==> flow/design.v <==
module register_param #(
    parameter BIT_LENGTH = 2048
) (
    input clk, rst,
    input load,
    input [BIT_LENGTH - 1 : 0] parIn,
    output reg [BIT_LENGTH - 1 : 0] parOut
);
    always@(posedge clk, posedge rst) begin
        if (rst == 1)
            parOut <= 0;
        else begin
            if (load == 1)
                parOut <= parIn;
        end
    end
endmodule
module adder #(
    parameter BIT_LENGTH = 32
) (
    input signed [BIT_LENGTH - 1 : 0] in1, in2,
    input mode,  
    output signed [BIT_LENGTH - 1 : 0] out
);
    assign out = (mode == 1) ? (in1 + in2) : (in1 - in2);
endmodule
module upCounterRE #(
    parameter BIT_LENGTH = 16
) (
    input clk, rst,
    input init_cnt, en_cnt,
    output reg [BIT_LENGTH - 1 : 0] count
);
    always @(posedge clk, posedge rst) begin
        if (rst == 1)
            count <= 0;
        else begin
            if (init_cnt == 1)
                count <= 0;
            else if (en_cnt == 1)
                count <= count + 1;
        end
    end
endmodule
module cordic_linear_DP #(
    parameter FLOAT_SIZE = 24,
    parameter INT_SIZE = 8
) (
    input clk, rst,
    input signed [INT_SIZE + FLOAT_SIZE - 1:0] x, y, z,
    input mode,
    input loadX, loadY, loadZ,loadMode,
    input sel_input, adder_mode,
    input init_cnt, en_cnt,
    output signed [INT_SIZE + FLOAT_SIZE - 1:0] x_out, y_out, z_out,
    output co, phi
);
    wire signed [INT_SIZE + FLOAT_SIZE - 1:0] y_in, z_in;
    wire signed [INT_SIZE + FLOAT_SIZE - 1:0] out_adder_y, out_adder_z;
    assign y_in = (sel_input == 1) ? y : out_adder_y; 
    assign z_in = (sel_input == 1) ? z : out_adder_z; 
    register_param #(.BIT_LENGTH(INT_SIZE + FLOAT_SIZE)) X_Reg(
        .clk(clk),
        .rst(rst),
        .load(loadX),
        .parIn(x),
        .parOut(x_out)
    );
    register_param #(.BIT_LENGTH(INT_SIZE + FLOAT_SIZE)) Y_Reg(
        .clk(clk),
        .rst(rst),
        .load(loadY),
        .parIn(y_in),
        .parOut(y_out)
    );
    register_param #(.BIT_LENGTH(INT_SIZE + FLOAT_SIZE)) Z_Reg(
        .clk(clk),
        .rst(rst),
        .load(loadZ),
        .parIn(z_in),
        .parOut(z_out)
    );
    wire mode_val;
    register_param #(.BIT_LENGTH(1)) M_Reg(
        .clk(clk),
        .rst(rst),
        .load(loadMode),
        .parIn(mode),
        .parOut(mode_val)
    );
    wire [$clog2(FLOAT_SIZE) : 0] iter;
    upCounterRE #(.BIT_LENGTH($clog2(FLOAT_SIZE) + 1)) Iter_Count(
        .clk(clk),
        .rst(rst),
        .init_cnt(init_cnt),
        .en_cnt(en_cnt),
        .count(iter)
    );
    assign co = (iter == (FLOAT_SIZE)) ? 1'b1 : 1'b0;
    wire signed [INT_SIZE + FLOAT_SIZE - 1:0] x_shift, one, one_shift;
    assign x_shift = x >>> iter;
    assign one = { {(INT_SIZE-1){1'b0}}, 1'b1, {(FLOAT_SIZE){1'b0}} }; 
    assign one_shift = one >>> iter;
    adder #(.BIT_LENGTH(INT_SIZE + FLOAT_SIZE)) Y_Adder(
        .in1(y_out),
        .in2(x_shift),
        .mode(adder_mode),
        .out(out_adder_y)
    );
    adder #(.BIT_LENGTH(INT_SIZE + FLOAT_SIZE)) Z_Adder(
        .in1(z_out),
        .in2(one_shift),
        .mode(~adder_mode),
        .out(out_adder_z)
    );
    wire phi_rotate, phi_vector; 
    assign phi_rotate = (z_out[INT_SIZE + FLOAT_SIZE - 1] == 1) ? 1'b0 : 1'b1;
    assign phi_vector = (y_out[INT_SIZE + FLOAT_SIZE - 1] == 1) ? 1'b1 : 1'b0;
    assign phi = (mode_val == 1) ? phi_vector : phi_rotate;
endmodule
module cordic_linear_CU (
    input clk, rst,
    input start,
    input co, phi,
    output reg loadX, loadY, loadZ,loadMode,
    output reg sel_input, adder_mode,
    output reg init_cnt, en_cnt,
    output reg done
);
    parameter [1:0] IDLE = 0, INIT = 1, CALC = 2, DONE = 3;
    reg [1:0] ps, ns;
    always @(ps, start, co) begin
        case (ps)
            IDLE: ns = (start == 1) ? INIT : IDLE;
            INIT: ns = (start == 1 ) ? INIT : CALC;
            CALC: ns = (co == 1) ? DONE : CALC;
            DONE: ns = IDLE;
            default: ns = IDLE;
        endcase
    end
    always @(ps, phi) begin
        loadX = 0;
        loadY = 0;
        loadZ = 0;
        loadMode = 0;
        sel_input = 0;
        adder_mode = 0;
        init_cnt = 0;
        en_cnt = 0;
        done = 0;
        case (ps)
            IDLE: ;
            INIT: begin
                init_cnt = 1;
                loadX = 1;
                loadY = 1;
                loadZ = 1;
                loadMode = 1;
                sel_input = 1;
            end
            CALC: begin
                adder_mode = phi;
                en_cnt = 1;
                sel_input = 0;
                loadY = 1;
                loadZ = 1;
            end 
            DONE: done = 1;
            default: ;
        endcase
    end
    always @(posedge clk or posedge rst) begin
        if (rst == 1)
            ps <= IDLE;
        else 
            ps <= ns;
    end
endmodule
module cordic_linear #(
    parameter FLOAT_SIZE = 24,
    parameter INT_SIZE = 8
) (
    input clk, rst,
    input start,
    input signed [INT_SIZE + FLOAT_SIZE - 1:0] x, y, z,
    input mode,
    output signed [INT_SIZE + FLOAT_SIZE - 1:0] x_out, y_out, z_out,
    output done
);
    wire loadX, loadY, loadZ, loadMode;
    wire sel_input, adder_mode;
    wire init_cnt, en_cnt;
    wire co, phi;
    cordic_linear_DP #(.FLOAT_SIZE(FLOAT_SIZE), .INT_SIZE(INT_SIZE)) DP (
        .clk(clk),
        .rst(rst),
        .x(x),
        .y(y),
        .z(z),
        .mode(mode),
        .loadX(loadX),
        .loadY(loadY),
        .loadZ(loadZ),
        .loadMode(loadMode),
        .sel_input(sel_input),
        .adder_mode(adder_mode),
        .init_cnt(init_cnt),
        .en_cnt(en_cnt),
        .x_out(x_out),
        .y_out(y_out),
        .z_out(z_out),
        .co(co),
        .phi(phi)
    );
    cordic_linear_CU CU (
        .clk(clk),
        .rst(rst),
        .start(start),
        .co(co),
        .phi(phi),
        .loadX(loadX),
        .loadY(loadY),
        .loadZ(loadZ),
        .loadMode(loadMode),
        .sel_input(sel_input),
        .adder_mode(adder_mode),
        .init_cnt(init_cnt),
        .en_cnt(en_cnt),
        .done(done)
    );
endmodule
module reciprocal_float_DP (
    input clk, rst,
    input [31:0] x,
    input loadE, loadM, loadS,
    input selE, start_cordic,
    output [31:0] out,
    output done_cordic, zero_flag
);
    wire [7:0] E_val, E_in;
    wire [7:0] out_sub, E_reg_in;
    assign E_in = x[30:23];
    register_param #(.BIT_LENGTH(8)) E_Reg(
        .clk(clk),
        .rst(rst),
        .load(loadE),
        .parIn(E_reg_in),
        .parOut(E_val)
    );
    wire [22:0] M_val, M_in;
    assign M_in = x[22:0];
    register_param #(.BIT_LENGTH(23)) M_Reg(
        .clk(clk),
        .rst(rst),
        .load(loadM),
        .parIn(M_in),
        .parOut(M_val)
    );
    wire S_val, S_in;
    assign S_in = x[31];
    register_param #(.BIT_LENGTH(1)) S_Reg(
        .clk(clk),
        .rst(rst),
        .load(loadS),
        .parIn(S_in),
        .parOut(S_val)
    );
    assign E_reg_in = (selE == 1) ? E_in : out_sub;
    wire frac_zero;
    assign frac_zero = ~(|M_val);
    wire cin;
    assign cin = (frac_zero == 1) ? 1'b1 : 1'b0;
    assign out_sub = $unsigned(8'd253) - $unsigned(E_val) + cin;
    localparam FLOAT_SIZE = 24;
    localparam INT_SIZE = 2;
    wire signed [INT_SIZE + FLOAT_SIZE - 1:0] x_in, z, y;
    assign y = { {(INT_SIZE-1){1'b0}}, 1'b1, {(FLOAT_SIZE){1'b0}} };  
    assign z = {(INT_SIZE + FLOAT_SIZE){1'b0}};  
    assign x_in = { 2'b01, M_val, 1'b0};
    wire mode;
    assign mode = 1'b1;  
    wire signed [INT_SIZE + FLOAT_SIZE - 1:0] x_out, y_out, z_out;
    cordic_linear #(.FLOAT_SIZE(FLOAT_SIZE), .INT_SIZE(INT_SIZE)) Cordic_core(
        .clk(clk),
        .rst(rst),
        .start(start_cordic),
        .x(x_in),
        .y(y),
        .z(z),
        .mode(mode),
        .x_out(x_out),
        .y_out(y_out),
        .z_out(z_out),
        .done(done_cordic)
    );
    assign out = {S_val, E_val, z_out[22:0] };
    wire exp_zero;
    assign exp_zero = ~(|E_val);
    assign zero_flag = exp_zero && frac_zero;
endmodule
module reciprocal_float_CU (
    input clk, rst,
    input start,
    input done_cordic, zero_input,
    output reg loadE, loadM, loadS,
    output reg selE, start_cordic,
    output reg done, zero_flag
);
    parameter [2:0] IDLE = 0, INIT = 1, EXP = 2, CALC = 3, ZERO = 4;
    reg [2:0] ps, ns;
    always @(ps, start, zero_input, done_cordic) begin
        case (ps)
            IDLE: ns = (start == 1) ? INIT : IDLE;
            INIT: ns = (start == 1) ? INIT : EXP;
            EXP: ns = (zero_input == 1) ? ZERO : CALC;
            CALC: ns = (done_cordic == 1) ? IDLE : CALC;
            ZERO: ns = IDLE; 
            default: ns = IDLE;
        endcase
    end
    always @(ps, done_cordic, zero_input) begin
        loadE = 0;
        loadM = 0;
        loadS = 0;
        selE = 0;
        start_cordic = 0;
        done = 0;
        zero_flag = 0;
        case (ps)
            IDLE: ;
            INIT: begin
                selE = 1;
                loadE = 1;
                loadM = 1;
                loadS = 1;
            end 
            EXP: begin
                loadE = 1;
                start_cordic = ~zero_input;  
            end
            CALC: done = done_cordic;
            ZERO: begin
                done = 1;
                zero_flag = 1;
            end
            default: ;
        endcase
    end
    always @(posedge clk or posedge rst) begin
        if (rst == 1)
            ps <= IDLE;
        else 
            ps <= ns;
    end
endmodule
module reciprocal_float(
    input clk, rst,
    input start,
    input [31:0] x,
    output [31:0] out,
    output done, zero_flag
);
    wire loadE, loadM, loadS;
    wire selE, start_cordic;
    wire done_cordic, zero_input;
    reciprocal_float_DP DP (
        .clk(clk),
        .rst(rst),
        .x(x),
        .loadE(loadE),
        .loadM(loadM),
        .loadS(loadS),
        .selE(selE),
        .start_cordic(start_cordic),
        .out(out),
        .done_cordic(done_cordic),
        .zero_flag(zero_input)
    );
    reciprocal_float_CU CU (
        .clk(clk),
        .rst(rst),
        .start(start),
        .done_cordic(done_cordic),
        .zero_input(zero_input),
        .loadE(loadE),
        .loadM(loadM),
        .loadS(loadS),
        .selE(selE),
        .start_cordic(start_cordic),
        .done(done),
        .zero_flag(zero_flag)
    );
endmodule
* Reports on reciprocal_float
The steps from the RTL of reciprocal_float to its reports follow in flow order.
Lines are those of the file above, counted from 1.
Operators carry their Yosys type and port widths (W data, S select, Z words).
Cell names lack the library's common part.
A cell with -- has no value.
- Top module :: reciprocal_float
- Clock input :: clk
- Cell library :: sky130hd
- Corner :: tt_025C_1v80

* Elaborated design
Source: Yosys, flattened and elaborated, memories not mapped. Widths are those after wreduce. Registers that Yosys merges into a memory's read port (data or address) are not register bits. Print and check cells do not count. Equal cells are merged and count once.
- Add/sub/neg operators :: 7
- Multipliers :: 0
- Div/mod/pow operators :: 0
- $lt $le $gt $ge :: 0
- Equal/unequal tests :: 8
- Shift operators :: 2
- Multiplexer cells :: 31
- Bitwise operators :: 3
- Reduce/logical cells :: 12
** Operators with widths (number)
- $mux W26 :: 4
- $add A26 B26 Y26 :: 2
- $sub A26 B26 Y26 :: 2
- $sshr A26 B6 Y26 :: 1
- $sshr A26 B6 Y26 const A :: 1
- $reduce_or A23 Y1 :: 1
- $pmux W3 S4 :: 1
- $mux W1 :: 12
- $mux W6 :: 2
- $pmux W1 S2 :: 6
- $reduce_or A3 Y1 :: 3
- $add A8 B1 Y8 :: 1
- $sub A8 B8 Y8 const A :: 1
- $reduce_or A8 Y1 :: 1
- $pmux W2 S4 :: 1
- $mux W8 :: 1
- $reduce_or A2 Y1 :: 3
- $eq A3 B2 Y1 const B :: 2
- $add A6 B1 Y6 const B :: 1
- $eq A6 B5 Y1 const B :: 1
- $mux W2 :: 3
- $eq A2 B2 Y1 const B :: 2
- $not A1 Y1 :: 3
- $eq A3 B1 Y1 const B :: 1
- $eq A3 B3 Y1 const B :: 1
- $logic_not A3 Y1 :: 1
- $mux W3 :: 1
- $eq A2 B1 Y1 const B :: 1
Not listed: further kinds 3, cells in them 3.
- Bits in registers :: 96
- Latch bits :: 0
- Bits in writable memories :: 0
- ROM bits :: 0
- Clocked read ports x word width :: 0
- Memory cells :: 0
- Bits of input ports :: 35
- Output and inout bits :: 34
- Word-level cells :: 72

* Depth
Depth = most cells in a row (Yosys ltp): at word level without a register or memory, in the mapped netlist without a sequential cell, where the memories' decode and read muxes count.
- Depth in word-level cells :: 7
- ABC_AREA :: 1
- Depth in mapped cells :: 30
- Gate-level depth less buffers :: 28

* Synthesis result
The flow's flattened synthesis, as Yosys stat reports it; memories are mapped. The netlist is that of the ABC_AREA named above (0 if unset); the other value can give another one.
Totals and module areas in this step are rounded.
** Cells by type
- dfrtp_1 :: number 98, total area 2.45E+03 um^2
- nand2_1 :: number 444, total area 1.67E+03 um^2
- ha_1 :: number 63, total area 788.256 um^2
- nand3_1 :: number 135, total area 675.648 um^2
- o21ai_0 :: number 107, total area 535.514 um^2
- inv_1 :: number 138, total area 517.997 um^2
- nor2_1 :: number 125, total area 469.2 um^2
- a21oi_1 :: number 82, total area 410.394 um^2
- xor2_1 :: number 38, total area 332.819 um^2
- buf_4 :: number 28, total area 210.202 um^2
- xnor2_1 :: number 16, total area 140.134 um^2
- nand4_1 :: number 16, total area 100.096 um^2
- nor3_1 :: number 18, total area 90.086 um^2
- o211ai_1 :: number 12, total area 90.086 um^2
- clkbuf_1 :: number 20, total area 75.072 um^2
- buf_2 :: number 13, total area 65.062 um^2
- nor4_1 :: number 10, total area 62.56 um^2
- dfstp_2 :: number 2, total area 52.55 um^2
Not listed: further types 32, cells in them 93.
- Standard cells after synthesis :: 1458
- Cell area after synthesis :: 9420 um^2
- Sequential part of the area :: 2500 um^2
- Flip-flops :: 100
- Buffer cells :: 64

* Path before layout
Source: OpenSTA report_checks on the synthesized netlist (no wires, ideal clock, input and output delay 20% of the period each), path of least setup slack; recovery checks are left aside. Register names are those of the netlist, which keeps one name where synthesis merged equal registers.
- Path kind :: register to register
- From :: register DP.Cordic_core.DP.Iter_Count.count[1]
- To :: register DP.Cordic_core.DP.Z_Reg.parOut[25]
- Clock period :: 11000 ps
- Library setup time :: 121 ps
- Time at the first pin :: 0 ps
- Arrival time :: 3684 ps
- Data required time :: 10879 ps
- Slack :: 7195 ps
- Path delay :: 3805 ps
- Stages :: 27
- Path buffers :: 1
- Synthesis period reached :: 3805 ps
"path delay" = arrival - input delay + setup time.
"stages": output pins that drive a net of the path, with the launching flip-flop's if there is one; two outputs of one cell count as two.
"synthesis period reached" = period - worst setup slack (recovery checks aside). The figure is calculated, with input and output delays left at 20% of the set period.
Between the ends stands the longest chain of elaborated cells between them, by number of cells; it is not shown to be the way that was timed. Of several equally long chains one is given.
Each line given opens the expression or statement behind the cell; cells for indexed reads and writes are added by Yosys, which also makes memories of some case tables.
At most two assigning lines are given for a register; there are more.
- Cell sequence :: dfrtp_1 > inv_2 > buf_2 > ha_1 > nand2_1 > inv_1 > nand2_1 > nor2_1 > inv_1 > ha_1 > nand3_1 > nor2_1 > nand2_1 > nor3_2 > nand2_1 > o31ai_1 > xor2_1 > inv_1 > ha_1 > a21oi_1 > o21ai_0 > a21oi_1 > nand3_1 > a211oi_1 > nand2_1 > nand2_1 > o21ai_1
- Cells in the longest elaborated chain :: 4
- Elaborated cells on any way between the ends :: 5
- RTL lines with such cells :: 3
- Classes of those cells :: add/sub: 2; shift: 1; mux: 2
** Ends and longest elaborated chain, post-synthesis
- start, declared :: RTL line 32 : output reg [BIT_LENGTH - 1 : 0] count
- start, assigned :: RTL line 36 : count <= 0;
- start, assigned :: RTL line 41 : count <= count + 1;
- $sshr A26 B6 Y26 :: RTL line 103 : assign one_shift = one >>> iter;
- $add A26 B26 Y26 :: RTL line 25 : assign out = (mode == 1) ? (in1 + in2) : (in1 - in2);
- $mux W26 :: RTL line 25
- $mux W26 :: RTL line 61 : assign z_in = (sel_input == 1) ? z : out_adder_z;
- end, assigned :: RTL line 11 : parOut <= 0;
- end, assigned :: RTL line 14 : parOut <= parIn;
- end, declared :: RTL line 7 : output reg [BIT_LENGTH - 1 : 0] parOut

* Timing after layout
From the final timing report of run 1: the path of least setup slack in the routed layout; clock arrival at registers is part of the times.
The report prints the path's times to 10 ps; the period is as set.
- Path kind :: register to register
- From :: register DP.Cordic_core.CU.ps
- To :: register DP.Cordic_core.DP.Y_Reg.parOut[25]
- Clock period :: 11400 ps
- Library setup time :: 60 ps
- Time at the first pin :: 360 ps
- Arrival time :: 5750 ps
- Data required time :: 11710 ps
- Slack :: 5960 ps
- Stages :: 22
- Path buffers :: 1
Where an end lacks its bit number, it is one bit of the signal, or one of the new flip-flops if synthesis recoded a state register.
Between the ends stands the longest chain of elaborated cells between them, by number of cells; it is not shown to be the way that was timed. Of several equally long chains one is given.
- Cell sequence :: dfrtp_1 > nor2_1 > clkinv_1 > nor2_1 > nand2_1 > clkinv_1 > clkbuf_1 > a31oi_1 > xor2_1 > ha_1 > nand2_1 > inv_1 > and3_1 > nand4_1 > nand3_1 > nand2_1 > o211ai_1 > a21oi_1 > inv_1 > nand3_1 > nand3_1 > nand2_1
- Cells in the longest elaborated chain :: 5
- Elaborated cells on any way between the ends :: 13
- Classes of those cells :: eq/ne: 3; mux: 5; reduce/logical: 5
** Ends and longest elaborated chain, after layout
- start, declared :: RTL line 131 : reg [1:0] ps, ns;
- start, assigned :: RTL line 174 : ps <= IDLE;
- start, assigned :: RTL line 176 : ps <= ns;
- $logic_not A2 Y1 :: RTL line 151 : case (ps)
- $reduce_or A3 Y1
- $pmux W1 S2 :: RTL line 151
- $mux W26 :: RTL line 25 : assign out = (mode == 1) ? (in1 + in2) : (in1 - in2);
- $mux W26 :: RTL line 60 : assign y_in = (sel_input == 1) ? y : out_adder_y;
- end, assigned :: RTL line 11 : parOut <= 0;
- end, assigned :: RTL line 14 : parOut <= parIn;
- end, declared :: RTL line 7 : output reg [BIT_LENGTH - 1 : 0] parOut

Ticket comment

Stored flow runs of reciprocal_float (4 of them; Yosys, OpenROAD, sky130hd). They differ in their settings and are not a sequence. Constraints: input delay and output delay 20% of the set period each, output load 0.01 pF.
"worst path time" means the part of the period allowed to the worst setup path (the constraints hold back 20% at inputs and 20% at outputs) less its slack; where the path has registers, the arrival times of their clocks count too.
"total power after layout" is the tool's figure for a default switching activity; nothing was simulated.
"worst path time" is given in steps of 10 ps.
Values from the reports are rounded here.

* Run 1
** Files
==> flow/run.sh <==
#!/bin/bash
# the make line also repeats the synthesis and layout settings of config.mk as NAME=value (left out here)
make -C /OpenROAD-flow-scripts/flow DESIGN_CONFIG=/design/flow/config.mk WORK_HOME=/design/flow/orfs CLKGATE_MAP_FILE= finish
==> flow/config.mk <==
export PLATFORM = sky130hd
export DESIGN_NAME = reciprocal_float
export DESIGN_NICKNAME = reciprocal_float
export VERILOG_FILES = /design/flow/design.v
export SDC_FILE = /design/flow/constraint.sdc
export NUM_CORES = 4
export LEC_CHECK = 0
export ABC_AREA = 1
export CAP_MARGIN = 30
export CORE_ASPECT_RATIO = 1.33
export CORE_MARGIN = 8
export CORE_UTILIZATION = 19
export CTS_CLUSTER_SIZE = 47
export GPL_ROUTABILITY_DRIVEN = 0
export GPL_TIMING_DRIVEN = 0
export MAX_ROUTING_LAYER = met4
export MIN_ROUTING_LAYER = met2
export PLACE_DENSITY = 0.65
export SETUP_SLACK_MARGIN = 3.11
export SLEW_MARGIN = 25
export TNS_END_PERCENT = 30
==> flow/constraint.sdc <==
create_clock -name core_clock -period 11.4 [get_ports {clk}]
set_input_delay 2.2800 -clock core_clock [delete_from_list [all_inputs] [get_ports {clk}]]
set_output_delay 2.2800 -clock core_clock [all_outputs]
set_load 0.01 [all_outputs]
** Results
- Chip area after synthesis (Yosys) :: 9420 um^2
- Total die area :: 57000 um^2
- Std-cell area (final layout) :: 11200 um^2
- Setup slack of the critical path :: 5960 ps
- Setup TNS :: 0 ps
- Total power after layout :: 1.09 mW
- Worst path time :: 5440 ps
- Worst path kind :: register to register

* Run 2
** Files
==> flow/run.sh <==
#!/bin/bash
# the make line also repeats the synthesis and layout settings of config.mk as NAME=value (left out here)
make -C /OpenROAD-flow-scripts/flow DESIGN_CONFIG=/design/flow/config.mk WORK_HOME=/design/flow/orfs CLKGATE_MAP_FILE= finish
==> flow/config.mk <==
export PLATFORM = sky130hd
export DESIGN_NAME = reciprocal_float
export DESIGN_NICKNAME = reciprocal_float
export VERILOG_FILES = /design/flow/design.v
export SDC_FILE = /design/flow/constraint.sdc
export NUM_CORES = 4
export LEC_CHECK = 0
export CAP_MARGIN = 25
export CELL_PAD_IN_SITES_GLOBAL_PLACEMENT = 3
export CORE_ASPECT_RATIO = 0.7
export CORE_MARGIN = 2
export CORE_UTILIZATION = 40
export GPL_ROUTABILITY_DRIVEN = 0
export MAX_ROUTING_LAYER = met4
export MIN_ROUTING_LAYER = met2
export SETUP_SLACK_MARGIN = -0.57
export SLEW_MARGIN = 25
==> flow/constraint.sdc <==
create_clock -name core_clock -period 11.0 [get_ports {clk}]
set_input_delay 2.2000 -clock core_clock [delete_from_list [all_inputs] [get_ports {clk}]]
set_output_delay 2.2000 -clock core_clock [all_outputs]
set_load 0.01 [all_outputs]
** Results
- Chip area after synthesis (Yosys) :: 9160 um^2
- Total die area :: 24200 um^2
- Std-cell area (final layout) :: 10200 um^2
- Setup slack of the critical path :: 4590 ps
- Setup TNS :: 0 ps
- Total power after layout :: 0.965 mW
- Worst path time :: 6410 ps
- Worst path kind :: register to register

* Run 3
** Files
==> flow/run.sh <==
#!/bin/bash
# the make line also repeats the synthesis and layout settings of config.mk as NAME=value (left out here)
make -C /OpenROAD-flow-scripts/flow DESIGN_CONFIG=/design/flow/config.mk WORK_HOME=/design/flow/orfs CLKGATE_MAP_FILE= finish
==> flow/config.mk <==
export PLATFORM = sky130hd
export DESIGN_NAME = reciprocal_float
export DESIGN_NICKNAME = reciprocal_float
export VERILOG_FILES = /design/flow/design.v
export SDC_FILE = /design/flow/constraint.sdc
export NUM_CORES = 4
export LEC_CHECK = 0
export ABC_AREA = 1
export CAP_MARGIN = 30
export CORE_ASPECT_RATIO = 0.74
export CORE_MARGIN = 8
export CORE_UTILIZATION = 19
export CTS_CLUSTER_SIZE = 47
export GPL_ROUTABILITY_DRIVEN = 0
export GPL_TIMING_DRIVEN = 0
export MAX_ROUTING_LAYER = met5
export MIN_ROUTING_LAYER = met2
export PLACE_DENSITY = 0.65
export SLEW_MARGIN = 25
export TNS_END_PERCENT = 30
==> flow/constraint.sdc <==
create_clock -name core_clock -period 11.4 [get_ports {clk}]
set_input_delay 2.2800 -clock core_clock [delete_from_list [all_inputs] [get_ports {clk}]]
set_output_delay 2.2800 -clock core_clock [all_outputs]
set_load 0.01 [all_outputs]
** Results
- Chip area after synthesis (Yosys) :: 9420 um^2
- Total die area :: 57000 um^2
- Std-cell area (final layout) :: 11300 um^2
- Setup slack of the critical path :: 5930 ps
- Setup TNS :: 0 ps
- Total power after layout :: 1.14 mW
- Worst path time :: 5470 ps
- Worst path kind :: register to register

* Run 4
** Files
==> flow/run.sh <==
#!/bin/bash
# the make line also repeats the synthesis and layout settings of config.mk as NAME=value (left out here)
make -C /OpenROAD-flow-scripts/flow DESIGN_CONFIG=/design/flow/config.mk WORK_HOME=/design/flow/orfs CLKGATE_MAP_FILE= finish
==> flow/config.mk <==
export PLATFORM = sky130hd
export DESIGN_NAME = reciprocal_float
export DESIGN_NICKNAME = reciprocal_float
export VERILOG_FILES = /design/flow/design.v
export SDC_FILE = /design/flow/constraint.sdc
export NUM_CORES = 4
export LEC_CHECK = 0
export CAP_MARGIN = 20
export CORE_MARGIN = 2
export CORE_UTILIZATION = 40
export SLEW_MARGIN = 20
==> flow/constraint.sdc <==
create_clock -name core_clock -period 6.48 [get_ports {clk}]
set_input_delay 1.2960 -clock core_clock [delete_from_list [all_inputs] [get_ports {clk}]]
set_output_delay 1.2960 -clock core_clock [all_outputs]
set_load 0.01 [all_outputs]
** Results
- Chip area after synthesis (Yosys) :: 9160 um^2
- Total die area :: 24100 um^2
- Std-cell area (final layout) :: 10200 um^2
- Setup slack of the critical path :: 570 ps
- Setup TNS :: 0 ps
- Total power after layout :: 1.59 mW
- Worst path time :: 5910 ps
- Worst path kind :: register to register
